==> flow/design.v <==
module ResonantLowPassFilter(
    input clk,
    input signed [15:0] audio_in,
    input signed [15:0] cutoff,
    input signed [15:0] resonance,
    input signed [15:0] gain,
    input reset_n,
    output reg signed [15:0] filtered_audio
);
    parameter [15:0] MAX_POS_VALUE = 16'h7FFF;
    parameter [15:0] MIN_NEG_VALUE = -16'h8000;
    reg signed [15:0] state;
    reg signed [15:0] feedback;
    reg signed [15:0] output_reg;
    reg signed [15:0] alpha;
    reg signed [15:0] beta;
    reg signed [15:0] gamma;
    wire signed [31:0] fb_prod  = $signed(state) * $signed(beta);
    wire signed [31:0] out_prod = $signed(state) * $signed(alpha);
    wire signed [16:0] fb_full  = fb_prod >>> 15;
    wire signed [16:0] out_full = out_prod >>> 15;
    wire signed [16:0] st_full  = $signed(audio_in) - $signed(feedback);
    wire signed [16:0] fa_full  = $signed(output_reg) + ($signed(gamma) >>> 1);
    function signed [15:0] sat17;
        input signed [16:0] v;
        begin
            if (v > $signed({MAX_POS_VALUE[15], MAX_POS_VALUE}))
                sat17 = $signed(MAX_POS_VALUE);
            else if (v < $signed({MIN_NEG_VALUE[15], MIN_NEG_VALUE}))
                sat17 = $signed(MIN_NEG_VALUE);
            else
                sat17 = v[15:0];
        end
    endfunction
    always @(posedge clk or negedge reset_n) begin
        if (!reset_n) begin
            state <= $signed(16'h0000);
            feedback <= $signed(16'h0000);
            output_reg <= $signed(16'h0000);
            alpha <= $signed(16'h0000);
            beta <= $signed(16'h0000);
            gamma <= $signed(16'h0000);
            filtered_audio <= $signed(16'h0000);
        end else begin
            alpha <= $signed(cutoff);
            beta <= $signed(resonance);
            gamma <= $signed(gain);
            feedback <= sat17(fb_full);
            state <= sat17(st_full);
            output_reg <= sat17(out_full);
            filtered_audio <= sat17(fa_full);  
        end
    end
endmodule
# Tool chain data of ResonantLowPassFilter
# Tool output for the design above, in the order of the flow.
# Line numbers count from 1 in the design file above.
# Cell names lack the library's common part.
# Not given: --
dict set report design {
  top_module {ResonantLowPassFilter}
  clk_port {clk}
  library {sky130hd}
  lib_corner {tt_025C_1v80}
}

# Word-level counts
# Yosys after proc, flatten, opt, wreduce and memory -nomap, before mapping. Enables and synchronous resets that opt folds into registers are not counted as muxes. Memory bits, and registers merged into a memory's read port (data or address), are not among the register bits. Print and check cells are not counted. Equal cells are merged and count once.
dict set report op_classes {
  n_addsub 2
  n_mul 2
  compare 8
  n_mux 8
}
# operator n
set op_table {}
lappend op_table {{multiplier 16 x 16 -> 32 bit} 2}
lappend op_table {{two-way mux 16 bit} 8}
lappend op_table {{greater-than comparator 17 x 16 -> 1 bit with constant B} 4}
lappend op_table {{< comparator 17 x 16 -> 1 bit with constant B} 4}
lappend op_table {{adder 16 x 15 -> 17 bit} 1}
lappend op_table {{subtractor 16 x 16 -> 17 bit} 1}
dict set report word_totals {
  register_bits 112
  in_bits 66
  out_inout_bits 16
  wordCells 27
}

# Logic depth
# Depth = most cells in a row (Yosys ltp): at word level without a register or memory, in the mapped netlist without a sequential cell, where the memories' decode and read muxes count.
dict set report logic_depth {
  ltp_word 4
  abc_area 1
  ltp_mapped 30
  ltp_nobuf 28
}

# Netlist
# Yosys stat after the flow's synthesis: flattened, memories mapped to cells. It holds for the ABC_AREA given above (unset counts as 0); a run with the other value may have another netlist.
# The area totals of this step are shown rounded.
# type n type_area_um2
set by_type {}
lappend by_type {fa_1 524 1.05E+04}
lappend by_type {inv_1 974 3.66E+03}
lappend by_type {nand2_1 909 3.41E+03}
lappend by_type {dfrtp_1 111 2.78E+03}
lappend by_type {ha_1 190 2377.28}
lappend by_type {nor2_1 148 555.533}
lappend by_type {a21oi_1 86 430.413}
lappend by_type {nand3_1 82 410.394}
lappend by_type {clkbuf_1 104 390.374}
lappend by_type {o21ai_0 64 320.307}
lappend by_type {xnor2_1 27 236.477}
lappend by_type {xor2_1 19 166.41}
lappend by_type {o21bai_1 17 127.622}
lappend by_type {nand3b_1 10 75.072}
lappend by_type {o21ai_1 15 75.072}
lappend by_type {nor3_1 14 70.067}
lappend by_type {nand2_2 10 62.56}
lappend by_type {nand4_1 10 62.56}
# Not listed: further types 19, cells in them 44.
dict set report mapped {
  mapped_cells 3358
  mapped_area_um2 26000
  sequential_area_um2 2780
  flip_flops 111
  buffers 115
}

# Timing after synthesis
# Path of least setup slack by OpenSTA after synthesis, without wires, with an ideal clock, recovery checks aside; 20% of the period is set as input and as output delay. Where synthesis merged equal registers, the netlist keeps one of their names.
dict set report synth_timing {
  path_kind {reg-to-reg}
  start {register alpha[3]}
  end {register output_reg[5]}
  tclk_ns 7.0
  setup_time_ns 0.117
  t_arrival_ns 5.769
  required_time_ns 6.883
  slack_ns 1.114
  path_delay_ns 5.886
  stages 24
  n_path_buf 3
  synth_period_reached_ns 5.886
}
# "path_delay_ns" = arrival - input delay + setup time.
# "stages" counts driving pins, that of a launching flip-flop among them; a cell with two outputs on the path counts twice.
# "synth_period_reached_ns" is the clock period less the worst setup slack; recovery checks do not enter. This is arithmetic on one report: input and output delays are still those of the set period (20% each).
# Between the ends stands the longest chain of elaborated cells between them, by number of cells; it is not shown to be the way that was timed. Of several equally long chains one is given.
# A line is the first line of the expression or statement that the cell stems from. Yosys adds cells for indexed reads and writes and turns some case tables into memories.
dict set report synth_via {
  path_cell_list {dfrtp_1 clkbuf_1 clkbuf_1 nand2_1 inv_1 fa_1 fa_1 fa_1 fa_1 fa_1 inv_1 fa_1 inv_1 ha_1 a21oi_1 a21boi_0 nand2_1 a21oi_1 nand2_1 nand2_1 nand3_2 buf_4 nand2_1 nand2_1}
  elab_chain_cells 4
  cone_cells 5
  cone_lines 3
  classes_between {1 x mul; 2 x compare; 2 x mux}
}
# element line
set synth_lines {}
lappend synth_lines {{start, declared} 15} ;# reg signed [15:0] alpha;
lappend synth_lines {{start, assigned} 40} ;# alpha <= $signed(16'h0000);
lappend synth_lines {{start, assigned} 45} ;# alpha <= $signed(cutoff);
lappend synth_lines {{multiplier 16 x 16 -> 32 bit} 19} ;# wire signed [31:0] out_prod = $signed(state) * $signed(alpha);
lappend synth_lines {{< comparator 17 x 16 -> 1 bit} 29} ;# else if (v < $signed({MIN_NEG_VALUE[15], MIN_NEG_VALUE}))
lappend synth_lines {{two-way mux 16 bit} 29}
lappend synth_lines {{two-way mux 16 bit} 27} ;# if (v > $signed({MAX_POS_VALUE[15], MAX_POS_VALUE}))
lappend synth_lines {{end, assigned} 39} ;# output_reg <= $signed(16'h0000);
lappend synth_lines {{end, assigned} 50} ;# output_reg <= sat17(out_full);
lappend synth_lines {{end, declared} 14} ;# reg signed [15:0] output_reg;

# Path in the finished layout
# Path of least setup slack in the final report of entry A (OpenROAD, finished layout, wires in). Where an end is a register, its clock arrival counts in the times.
dict set report layout_timing {
  path_kind {reg-to-reg}
  start {register alpha[15]}
  end {register output_reg[5]}
  tclk_ns 8.83
  setup_time_ns 0.06
  t_arrival_ns 7.27
  required_time_ns 9.18
  slack_ns 1.91
  stages 21
  n_path_buf 0
}
# Between the ends stands the longest chain of elaborated cells between them, by number of cells; it is not shown to be the way that was timed. Of several equally long chains one is given.
dict set report layout_via {
  path_cell_list {dfrtp_1 inv_1 nor2_1 fa_1 fa_1 fa_1 fa_1 fa_1 inv_1 fa_1 inv_1 ha_1 a21oi_1 o21ai_1 nand2_1 nand2_1 a21oi_1 nand3_1 nand2_2 nand3_4 nand2_1}
  elab_chain_cells 4
  cone_cells 5
  cone_lines 3
  classes_between {1 x mul; 2 x compare; 2 x mux}
}
# element line
set layout_lines {}
lappend layout_lines {{start, declared} 15} ;# reg signed [15:0] alpha;
lappend layout_lines {{start, assigned} 40} ;# alpha <= $signed(16'h0000);
lappend layout_lines {{start, assigned} 45} ;# alpha <= $signed(cutoff);
lappend layout_lines {{multiplier 16 x 16 -> 32 bit} 19} ;# wire signed [31:0] out_prod = $signed(state) * $signed(alpha);
lappend layout_lines {{< comparator 17 x 16 -> 1 bit} 29} ;# else if (v < $signed({MIN_NEG_VALUE[15], MIN_NEG_VALUE}))
lappend layout_lines {{two-way mux 16 bit} 29}
lappend layout_lines {{two-way mux 16 bit} 27} ;# if (v > $signed({MAX_POS_VALUE[15], MAX_POS_VALUE}))
lappend layout_lines {{end, assigned} 39} ;# output_reg <= $signed(16'h0000);
lappend layout_lines {{end, assigned} 50} ;# output_reg <= sat17(out_full);
lappend layout_lines {{end, declared} 14} ;# reg signed [15:0] output_reg;

# Measured results for ResonantLowPassFilter: 3 stored runs of the Yosys and OpenROAD flow on sky130hd. The settings differ; the order carries no meaning. The constraints put input and output delay at 20% of the set period each and load the outputs with 0.01 pF.
# By "period_reached_ns" is meant the clock period of the run minus its worst setup slack. This is arithmetic on one report: input and output delays are still those of the set period (20% each).
# By "timing.worst_path_ns" is meant the share of the clock period that the worst setup path is allowed (20% is reserved at inputs, 20% at outputs), minus its slack. Clock arrival times at its registers enter into it.
# The measured numbers are rounded.
run="entry A" settings ABC_AREA=1 CAP_MARGIN=30 CELL_PAD_IN_SITES_DETAIL_PLACEMENT=1 CELL_PAD_IN_SITES_GLOBAL_PLACEMENT=0 CORE_ASPECT_RATIO=0.71 CORE_MARGIN=3 CORE_UTILIZATION=40 CTS_CLUSTER_DIAMETER=167 GPL_ROUTABILITY_DRIVEN=1 MAX_ROUTING_LAYER="met4" MIN_ROUTING_LAYER="met2" PLACE_DENSITY_LB_ADDON=0.09 SETUP_SLACK_MARGIN=1.6 SLEW_MARGIN=30 TNS_END_PERCENT=25 period_ns=8.83
run="entry A" results synth_area_um2=26000 dieArea_um2=68200 finalCellArea_um2=28000 post_route_util_pct=43.7 timing.setup.ws_ns=1.91 setupTns_ns=0.000 final_hold_ws_ns=0.589 period_reached_ns=6.917 timing.worst_path_ns=6.92 critical_path_type="reg-to-reg"
run="entry B" settings ABC_AREA=1 CELL_PAD_IN_SITES_DETAIL_PLACEMENT=2 CELL_PAD_IN_SITES_GLOBAL_PLACEMENT=0 CORE_MARGIN=7 CORE_UTILIZATION=34 CTS_CLUSTER_SIZE=51 GPL_ROUTABILITY_DRIVEN=1 MAX_ROUTING_LAYER="met4" MIN_ROUTING_LAYER="met1" PLACE_DENSITY_LB_ADDON=0.02 TNS_END_PERCENT=90 period_ns=7.0 CAP_MARGIN=20 SLEW_MARGIN=20
run="entry B" results synth_area_um2=26000 dieArea_um2=84500 finalCellArea_um2=28500 post_route_util_pct=37.6 timing.setup.ws_ns=0.585 setupTns_ns=0.000 final_hold_ws_ns=0.601 period_reached_ns=6.415 timing.worst_path_ns=6.41 critical_path_type="reg-to-reg"
run="entry C" settings CORE_MARGIN=7 CTS_CLUSTER_DIAMETER=34 GPL_ROUTABILITY_DRIVEN=0 MAX_ROUTING_LAYER="met4" PLACE_DENSITY_LB_ADDON=0.09 period_ns=7.0 CAP_MARGIN=20 CORE_UTILIZATION=40 SLEW_MARGIN=20
run="entry C" results synth_area_um2=23600 dieArea_um2=65900 finalCellArea_um2=26200 post_route_util_pct=45.2 timing.setup.ws_ns=0.297 setupTns_ns=0.000 final_hold_ws_ns=0.610 period_reached_ns=6.703 timing.worst_path_ns=6.70 critical_path_type="reg-to-reg"
